==> flow/design.v <==
module PE (
	in_a,
	in_b,
	out_c
);
input	[15:0] in_a;  
input	[15:0] in_b;  
output	[9:0] out_c;
wire    [7:0] psum_l0[3:0];  
wire    [8:0] psum_l1[1:0];
assign psum_l0[0] = in_a[ 3: 0] * in_b[ 3: 0];   
assign psum_l0[1] = in_a[ 7: 4] * in_b[ 7: 4];
assign psum_l0[2] = in_a[11: 8] * in_b[11: 8];
assign psum_l0[3] = in_a[15:12] * in_b[15:12];
assign psum_l1[0] = psum_l0[0] + psum_l0[1];     
assign psum_l1[1] = psum_l0[2] + psum_l0[3];
assign out_c = psum_l1[0] + psum_l1[1];          
endmodule
module Bitblade (
	mode,
	in_a,
	in_b,
    out_c
);
input	mode;
input   [63:0] in_a;
input   [63:0] in_b;
output  [17:0] out_c;
wire    [15:0] pe_in_a[3:0];
wire    [15:0] pe_in_b[3:0];
wire    [ 9:0] pe_out_c[3:0];
wire	[31:0] aw, ax, ay, az;
wire	[31:0] bw, bx, by, bz;
assign aw = {in_a[60+4-1:60], in_a[52+4-1:52], in_a[44+4-1:44], in_a[36+4-1:36]};
assign ax = {in_a[56+4-1:56], in_a[48+4-1:48], in_a[40+4-1:40], in_a[32+4-1:32]};
assign ay = {in_a[28+4-1:28], in_a[20+4-1:20], in_a[12+4-1:12], in_a[ 4+4-1: 4]};
assign az = {in_a[24+4-1:24], in_a[16+4-1:16], in_a[ 8+4-1: 8], in_a[ 0+4-1: 0]};
assign bw = {in_b[60+4-1:60], in_b[52+4-1:52], in_b[44+4-1:44], in_b[36+4-1:36]};
assign bx = {in_b[56+4-1:56], in_b[48+4-1:48], in_b[40+4-1:40], in_b[32+4-1:32]};
assign by = {in_b[28+4-1:28], in_b[20+4-1:20], in_b[12+4-1:12], in_b[ 4+4-1: 4]};
assign bz = {in_b[24+4-1:24], in_b[16+4-1:16], in_b[ 8+4-1: 8], in_b[ 0+4-1: 0]};
assign pe_in_a[0] = (mode) ? aw : ay;
assign pe_in_a[1] = (mode) ? ax : az;
assign pe_in_a[2] = ay;
assign pe_in_a[3] = az;
assign pe_in_b[0] = (mode) ? bw : by;
assign pe_in_b[1] = (mode) ? bx : by;
assign pe_in_b[2] = (mode) ? by : bz;
assign pe_in_b[3] = bz;
PE pe0( .in_a(pe_in_a[0]), .in_b(pe_in_b[0]), .out_c(pe_out_c[0]));
PE pe1( .in_a(pe_in_a[1]), .in_b(pe_in_b[1]), .out_c(pe_out_c[1]));
PE pe2( .in_a(pe_in_a[2]), .in_b(pe_in_b[2]), .out_c(pe_out_c[2]));
PE pe3( .in_a(pe_in_a[3]), .in_b(pe_in_b[3]), .out_c(pe_out_c[3]));
assign out_c = (pe_out_c[0] << (mode ? 0 : 8)) + (pe_out_c[1] << (mode ? 0 : 4)) + (pe_out_c[2] << (mode ? 0 : 4)) + (pe_out_c[3] << (mode ? 0 : 0));
endmodule
module Cfu (
  input               cmd_valid,
  output              cmd_ready,
  input      [9:0]    cmd_payload_function_id,
  input      [31:0]   cmd_payload_inputs_0,
  input      [31:0]   cmd_payload_inputs_1,
  output reg          rsp_valid,
  input               rsp_ready,
  output reg [31:0]   rsp_payload_outputs_0,
  input               reset,
  input               clk
);
wire  [2:0] opcode;
wire  is_setting_mode, is_resetting_acc, is_accumlating, is_loading_upper;
reg         mode;  
reg   [31:0] upper_bitblade_in_a;
reg   [31:0] upper_bitblade_in_b;
wire  [63:0] bitblade_in_a;
wire  [63:0] bitblade_in_b;
wire  [31:0] bitblade_out_c;
assign opcode = cmd_payload_function_id[2:0];
assign is_setting_mode =  (cmd_valid) && (opcode == 0);
assign is_resetting_acc = (cmd_valid) && (opcode == 1);
assign is_loading_upper = (cmd_valid) && (opcode == 2);
assign is_accumlating =   (cmd_valid) && (opcode == 3);
always @(posedge clk) begin
  if (reset)
    mode <= 0;  
  else if (is_setting_mode)
    mode <= cmd_payload_function_id[3];
end
assign cmd_ready = ~rsp_valid;
always @(posedge clk) begin
  if (reset)          rsp_valid <= 1'b0;
  else if (rsp_valid) rsp_valid <= ~rsp_ready;   
  else if (cmd_valid) rsp_valid <= 1'b1;         
end
always @(posedge clk) begin
  if (reset)
    rsp_payload_outputs_0 <= 32'b0;
  else if (is_resetting_acc)
    rsp_payload_outputs_0 <= 32'b0;
  else if (is_accumlating)
    rsp_payload_outputs_0 <= rsp_payload_outputs_0 + bitblade_out_c;
end
always @(posedge clk) begin
  if (reset)                  upper_bitblade_in_a <= 0;
  else if (is_loading_upper)  upper_bitblade_in_a <= cmd_payload_inputs_0;
end
always @(posedge clk) begin
  if (reset)                  upper_bitblade_in_b <= 0;
  else if (is_loading_upper)  upper_bitblade_in_b <= cmd_payload_inputs_1;
end
assign bitblade_in_a = {upper_bitblade_in_a, cmd_payload_inputs_0};
assign bitblade_in_b = {upper_bitblade_in_b, cmd_payload_inputs_1};
Bitblade bitblade(
  .mode(mode),
  .in_a(bitblade_in_a),
  .in_b(bitblade_in_b),
  .out_c(bitblade_out_c)
);
endmodule
# From RTL to reports: Cfu
# The steps from the RTL of Cfu to its reports follow in flow order.
# Lines are those of the file above, counted from 1.
# Operators: Yosys type, input widths -> output width; for muxes data width and select width s.
# Library cell names are shortened.
# The mark n/a stands for no value.
[inputs] design="Cfu" clock="clk" lib="sky130hd" pvt_corner="tt_025C_1v80"

# Word level
# Yosys after proc, flatten, opt, wreduce and memory -nomap, before mapping. Enables and synchronous resets that opt folds into registers are not counted as muxes. Memory bits, and registers merged into a memory's read port (data or address), are not among the register bits. Print and check cells are not counted. Equal cells are merged and count once.
[bits] word_cells=60 reg_bits=98 output_inout_bits=34
[classes] multipliers=16 addsub=16 eq_ne=3 muxes=9 n_logic=2 reduce_and_logical=6 n_shift=3
[op_table] cell="$mul 4x4->8" count=16
[op_table] cell="$shl 10x32->18" count=3
[op_table] cell="$mux 16" count=5
[op_table] cell="$add 8x8->9" count=8
[op_table] cell="$add 9x9->10" count=4
[op_table] cell="$add 18x18->18" count=2
[op_table] cell="$add 32x18->32" count=1
[op_table] cell="$add 18x10->18" count=1
[op_table] cell="$eq 3x2->1 const B" count=2
[op_table] cell="$logic_and 1x1->1" count=4
[op_table] cell="$mux 4" count=1
[op_table] cell="$eq 3x1->1 const B" count=1
[op_table] cell="$logic_not 3->1" count=1
[op_table] cell="$mux 3" count=1
[op_table] cell="$not 1->1" count=2
[op_table] cell="$reduce_or 2->1" count=1
[op_table] cell="$mux 1" count=2

# Logic depth
# Yosys ltp: most cells in a row. Word level: on the elaborated netlist, between registers, memories and ports. Mapped: between sequential cells and ports; inverters and the memories' decode and read muxes count.
[depth] depth_word=9 abc_area=0 ltp_mapped=50 mapped_depth_nobuf=45

# Synthesis result
# The flow's flattened synthesis, as Yosys stat reports it; memories are mapped. The netlist is that of the ABC_AREA named above (0 if unset); the other value can give another one.
# Totals and module areas in this step are rounded.
[types] cell_type="fa_1" count=223 area_total_um2=4.46E+03
[types] cell_type="ha_1" count=206 area_total_um2=2.58E+03
[types] cell_type="dfxtp_1" count=98 area_total_um2=1.96E+03
[types] cell_type="inv_1" count=305 area_total_um2=1.14E+03
[types] cell_type="a32o_1" count=88 area_total_um2=880.845
[types] cell_type="nand2_1" count=227 area_total_um2=852.067
[types] cell_type="a21oi_1" count=119 area_total_um2=595.571
[types] cell_type="nor2b_1" count=81 area_total_um2=506.736
[types] cell_type="a32oi_1" count=40 area_total_um2=350.336
[types] cell_type="and2_1" count=50 area_total_um2=312.8
[types] cell_type="clkbuf_1" count=67 area_total_um2=251.491
[types] cell_type="xnor2_1" count=23 area_total_um2=201.443
[types] cell_type="nor2_1" count=45 area_total_um2=168.912
[types] cell_type="xor2_1" count=19 area_total_um2=166.41
[types] cell_type="mux2i_1" count=16 area_total_um2=160.154
[types] cell_type="a21o_1" count=21 area_total_um2=157.651
[types] cell_type="o21ai_0" count=24 area_total_um2=120.115
[types] cell_type="nand2b_1" count=16 area_total_um2=100.096
# Not listed: further types 45, cells in them 141.
[synth_totals] cell_count=1809 sequential_area_mm2=0.001962 flip_flops=98 yosys_area_mm2=0.01604
# By module: a second synthesis without flattening, with its own total; a netlist apart from the flattened one above.
[unflattened] hier_cells=1926 area_unflattened_mm2=0.01605
# Each row is one instance without its submodules.
[by_module] module="PE" instances=4 mod_seq_area_mm2=0 n_cells=249 area_mm2=0.002208
[by_module] module="Cfu" instances=1 mod_seq_area_mm2=0.001962 n_cells=576 area_mm2=0.004554
[by_module] module="Bitblade" instances=1 mod_seq_area_mm2=0 n_cells=354 area_mm2=0.002661

# Timing after synthesis
# Path of least setup slack by OpenSTA after synthesis, without wires, with an ideal clock, recovery checks aside; 20% of the period is set as input and as output delay. Where synthesis merged equal registers, the netlist keeps one of their names.
[synth_timing] path_kind="input port to flip-flop" start="in cmd_payload_inputs_1[20]" end="reg rsp_payload_outputs_0[28]" path_delay_ps=10567 path_slack_ps=232 t_arrival_ps=13197 period_ps=13500 path_stages=37 period_less_setup_slack_ps=13268
# "path_delay_ps" is the arrival time less input delay plus setup time.
# "path_stages": output pins that drive a net of the path, with the launching flip-flop's if there is one; two outputs of one cell count as two.
# "period_less_setup_slack_ps" is the clock period less the worst setup slack; recovery checks do not enter. This is arithmetic on one report: input and output delays are still those of the set period (20% each).
# Between the ends stands the longest chain of elaborated cells between them, by number of cells; it is not shown to be the way that was timed. Of several equally long chains one is given.
# Each line given opens the expression or statement behind the cell; cells for indexed reads and writes are added by Yosys, which also makes memories of some case tables.
# At most two assigning lines are given for a register; there are more.
[synth_between] path_cell_list="clkbuf_1 > mux2i_1 > nand2b_1 > fa_1 > inv_1 > fa_1 > ha_1 > fa_1 > fa_1 > ha_1 > ha_1 > fa_1 > nand2_1 > fa_1 > fa_1 > fa_1 > fa_1 > fa_1 > inv_1 > fa_1 > fa_1 > a211o_1 > a21oi_1 > o21ai_0 > a21o_1 > a31o_2 > a21oi_1 > xnor2_1 > ha_1 > nand4_4 > nor2_4 > nand4_2 > nor3_2 > nor3_1 > buf_6 > or4_1 > a21oi_1" elab_chain_len=9 cells_between=19 cone_lines=8 cone_classes="add/sub (10); mul (3); shift (3); mux (3)"
[synth_lines] item="from (decl)" line_no=61 rtl="input      [31:0]   cmd_payload_inputs_1,"
[synth_lines] item="$mux 16" line_no=46 rtl="assign pe_in_b[0] = (mode) ? bw : by;"
[synth_lines] item="$mul 4x4->8" line_no=13 rtl="assign psum_l0[2] = in_a[11: 8] * in_b[11: 8];"
[synth_lines] item="$add 8x8->9" line_no=16 rtl="assign psum_l1[1] = psum_l0[2] + psum_l0[3];"
[synth_lines] item="$add 9x9->10" line_no=17 rtl="assign out_c = psum_l1[0] + psum_l1[1];"
[synth_lines] item="$shl 10x32->18" line_no=54 rtl="assign out_c = (pe_out_c[0] << (mode ? 0 : 8)) + (pe_out_c[1] << (mode ? 0 : 4)) + (pe_out_c[2] << (mode ? 0 : ..."
[synth_lines] item="$add 18x18->18 x2" line_no=54
[synth_lines] item="$add 18x10->18" line_no=54
[synth_lines] item="$add 32x18->32" line_no=99 rtl="rsp_payload_outputs_0 <= rsp_payload_outputs_0 + bitblade_out_c;"
[synth_lines] item="to (assign)" line_no=97 rtl="rsp_payload_outputs_0 <= 32'b0;"
[synth_lines] item="to (assign)" line_no=99
[synth_lines] item="to (decl)" line_no=64 rtl="output reg [31:0]   rsp_payload_outputs_0,"

# Worst path after layout
# Path of least setup slack in the final report of flow run 1 (OpenROAD, finished layout, wires in). Where an end is a register, its clock arrival counts in the times.
# The report prints the path's times to 10 ps; the period is as set.
[layout_timing] path_kind="input port to flip-flop" start="in cmd_payload_inputs_1[31]" end="reg rsp_payload_outputs_0[22]" t_arrival_ps=13430 period_ps=13500 path_stages=41 path_slack_ps=380
# Between the ends stands the longest chain of elaborated cells between them, by number of cells; it is not shown to be the way that was timed. Of several equally long chains one is given.
# At most two assigning lines are given for a register; there are more.
[layout_between] path_cell_list="buf_8 > nor2b_4 > buf_6 > a32o_2 > fa_2 > fa_1 > fa_2 > fa_2 > fa_1 > fa_1 > ha_4 > a21oi_4 > buf_6 > xnor2_4 > mux2_4 > ha_4 > inv_1 > fa_1 > [... 5 more ...] > ha_4 > or4_4 > o211ai_1 > buf_4 > a21oi_4 > nand3_2 > nand3b_1 > xor2_1 > ha_1 > buf_6 > nand4_4 > nor2_4 > nand4_4 > nor3_4 > nor3_4 > buf_4 > or4_4 > a21oi_2" elab_chain_len=9 cells_between=19 cone_lines=8 cone_classes="add/sub (10); mul (3); shift (3); mux (3)"
[layout_lines] item="from (decl)" line_no=61 rtl="input      [31:0]   cmd_payload_inputs_1,"
[layout_lines] item="$mux 16" line_no=46 rtl="assign pe_in_b[0] = (mode) ? bw : by;"
[layout_lines] item="$mul 4x4->8" line_no=14 rtl="assign psum_l0[3] = in_a[15:12] * in_b[15:12];"
[layout_lines] item="$add 8x8->9" line_no=16 rtl="assign psum_l1[1] = psum_l0[2] + psum_l0[3];"
[layout_lines] item="$add 9x9->10" line_no=17 rtl="assign out_c = psum_l1[0] + psum_l1[1];"
[layout_lines] item="$shl 10x32->18" line_no=54 rtl="assign out_c = (pe_out_c[0] << (mode ? 0 : 8)) + (pe_out_c[1] << (mode ? 0 : 4)) + (pe_out_c[2] << (mode ? 0 : ..."
[layout_lines] item="$add 18x18->18 x2" line_no=54
[layout_lines] item="$add 18x10->18" line_no=54
[layout_lines] item="$add 32x18->32" line_no=99 rtl="rsp_payload_outputs_0 <= rsp_payload_outputs_0 + bitblade_out_c;"
[layout_lines] item="to (assign)" line_no=97 rtl="rsp_payload_outputs_0 <= 32'b0;"
[layout_lines] item="to (assign)" line_no=99
[layout_lines] item="to (decl)" line_no=64 rtl="output reg [31:0]   rsp_payload_outputs_0,"

Data sheet: physical implementation of Cfu

Module Cfu, platform sky130hd: 4 stored runs of the flow (Yosys, OpenROAD) with differing settings, in no particular order. Input and output delays are each 20% of the period that was set; the output load is 0.01 pF.
"timing.achieved_period_ps" is the run's clock period less its worst setup slack. It is reckoned from that one timing run; input and output delays stay at 20% of the period that was set.
"worst_path_ps" = time allowed to the worst setup path (clock period - input delay - output delay, where it has them) - its slack; a late launch clock adds to it, a late capture clock takes from it.
"worst_path_ps" is given in steps of 10 ps.
Measured values are rounded.

[flow] flow run 1: files
==> flow/run.sh <==
#!/bin/bash
# the make line also repeats the synthesis and layout settings of config.mk as NAME=value (left out here)
make -C /OpenROAD-flow-scripts/flow DESIGN_CONFIG=/design/flow/config.mk WORK_HOME=/design/flow/orfs CLKGATE_MAP_FILE= finish
==> flow/config.mk <==
export PLATFORM = sky130hd
export DESIGN_NAME = Cfu
export DESIGN_NICKNAME = Cfu
export VERILOG_FILES = /design/flow/design.v
export SDC_FILE = /design/flow/constraint.sdc
export NUM_CORES = 4
export LEC_CHECK = 0
export CAP_MARGIN = 35
export CORE_MARGIN = 6
export CORE_UTILIZATION = 40
export CTS_CLUSTER_DIAMETER = 285
export GPL_ROUTABILITY_DRIVEN = 0
export GPL_TIMING_DRIVEN = 0
export SETUP_SLACK_MARGIN = 3.81
export SLEW_MARGIN = 20
==> flow/constraint.sdc <==
create_clock -name core_clock -period 13.5 [get_ports {clk}]
set_input_delay 2.7000 -clock core_clock [delete_from_list [all_inputs] [get_ports {clk}]]
set_output_delay 2.7000 -clock core_clock [all_outputs]
set_load 0.01 [all_outputs]

[flow] flow run 1: metrics
[metrics] fin_util_frac = 0.503
[metrics] timing.achieved_period_ps = 13119
[metrics] ws_setup_ps = 381
[metrics] cell_area_final_mm2 = 0.01967
[metrics] worst_path_ps = 10420
[metrics] path_kind = input port to flip-flop
[metrics] design.die.area_mm2 = 0.04504
[metrics] setup_tns_ps = 0
[metrics] synthArea_mm2 = 0.01604
[metrics] worst_hold_slack_ps = 481

[flow] flow run 2: files
==> flow/run.sh <==
#!/bin/bash
# the make line also repeats the synthesis and layout settings of config.mk as NAME=value (left out here)
make -C /OpenROAD-flow-scripts/flow DESIGN_CONFIG=/design/flow/config.mk WORK_HOME=/design/flow/orfs CLKGATE_MAP_FILE= finish
==> flow/config.mk <==
export PLATFORM = sky130hd
export DESIGN_NAME = Cfu
export DESIGN_NICKNAME = Cfu
export VERILOG_FILES = /design/flow/design.v
export SDC_FILE = /design/flow/constraint.sdc
export NUM_CORES = 4
export LEC_CHECK = 0
export ABC_AREA = 1
export CAP_MARGIN = 30
export CELL_PAD_IN_SITES_GLOBAL_PLACEMENT = 1
export CORE_MARGIN = 2
export CORE_UTILIZATION = 40
export GPL_TIMING_DRIVEN = 0
export MAX_ROUTING_LAYER = met4
export SLEW_MARGIN = 20
export TNS_END_PERCENT = 20
==> flow/constraint.sdc <==
create_clock -name core_clock -period 13.5 [get_ports {clk}]
set_input_delay 2.7000 -clock core_clock [delete_from_list [all_inputs] [get_ports {clk}]]
set_output_delay 2.7000 -clock core_clock [all_outputs]
set_load 0.01 [all_outputs]

[flow] flow run 2: metrics
[metrics] setup_tns_ps = 0
[metrics] ws_setup_ps = 452
[metrics] synthArea_mm2 = 0.01663
[metrics] worst_hold_slack_ps = 466
[metrics] timing.achieved_period_ps = 13048
[metrics] design.die.area_mm2 = 0.04323
[metrics] cell_area_final_mm2 = 0.01912
[metrics] fin_util_frac = 0.467
[metrics] worst_path_ps = 10350
[metrics] path_kind = input port to flip-flop

[flow] flow run 3: files
==> flow/run.sh <==
#!/bin/bash
# the make line also repeats the synthesis and layout settings of config.mk as NAME=value (left out here)
make -C /OpenROAD-flow-scripts/flow DESIGN_CONFIG=/design/flow/config.mk WORK_HOME=/design/flow/orfs CLKGATE_MAP_FILE= finish
==> flow/config.mk <==
export PLATFORM = sky130hd
export DESIGN_NAME = Cfu
export DESIGN_NICKNAME = Cfu
export VERILOG_FILES = /design/flow/design.v
export SDC_FILE = /design/flow/constraint.sdc
export NUM_CORES = 4
export LEC_CHECK = 0
export CAP_MARGIN = 20
export CELL_PAD_IN_SITES_GLOBAL_PLACEMENT = 2
export CORE_ASPECT_RATIO = 1.68
export CORE_MARGIN = 2
export CORE_UTILIZATION = 68
export CTS_CLUSTER_SIZE = 54
export GPL_TIMING_DRIVEN = 1
export MAX_ROUTING_LAYER = met5
export SETUP_SLACK_MARGIN = 1.91
export SLEW_MARGIN = 20
==> flow/constraint.sdc <==
create_clock -name core_clock -period 24.0 [get_ports {clk}]
set_input_delay 4.8000 -clock core_clock [delete_from_list [all_inputs] [get_ports {clk}]]
set_output_delay 4.8000 -clock core_clock [all_outputs]
set_load 0.01 [all_outputs]

[flow] flow run 3: did not finish, placement stopped with GPL-0301

[flow] flow run 4: files
==> flow/run.sh <==
#!/bin/bash
# the make line also repeats the synthesis and layout settings of config.mk as NAME=value (left out here)
make -C /OpenROAD-flow-scripts/flow DESIGN_CONFIG=/design/flow/config.mk WORK_HOME=/design/flow/orfs CLKGATE_MAP_FILE= finish
==> flow/config.mk <==
export PLATFORM = sky130hd
export DESIGN_NAME = Cfu
export DESIGN_NICKNAME = Cfu
export VERILOG_FILES = /design/flow/design.v
export SDC_FILE = /design/flow/constraint.sdc
export NUM_CORES = 4
export LEC_CHECK = 0
export CAP_MARGIN = 20
export CELL_PAD_IN_SITES_GLOBAL_PLACEMENT = 1
export CORE_MARGIN = 2
export CORE_UTILIZATION = 40
export MAX_ROUTING_LAYER = met4
export SLEW_MARGIN = 20
export TNS_END_PERCENT = 20
==> flow/constraint.sdc <==
create_clock -name core_clock -period 13.5 [get_ports {clk}]
set_input_delay 2.7000 -clock core_clock [delete_from_list [all_inputs] [get_ports {clk}]]
set_output_delay 2.7000 -clock core_clock [all_outputs]
set_load 0.01 [all_outputs]

[flow] flow run 4: metrics
[metrics] ws_setup_ps = 127
[metrics] setup_tns_ps = 0
[metrics] fin_util_frac = 0.524
[metrics] design.die.area_mm2 = 0.04171
[metrics] synthArea_mm2 = 0.01604
[metrics] worst_hold_slack_ps = 481
[metrics] timing.achieved_period_ps = 13373
[metrics] worst_path_ps = 10670
[metrics] path_kind = input port to flip-flop
[metrics] cell_area_final_mm2 = 0.02079
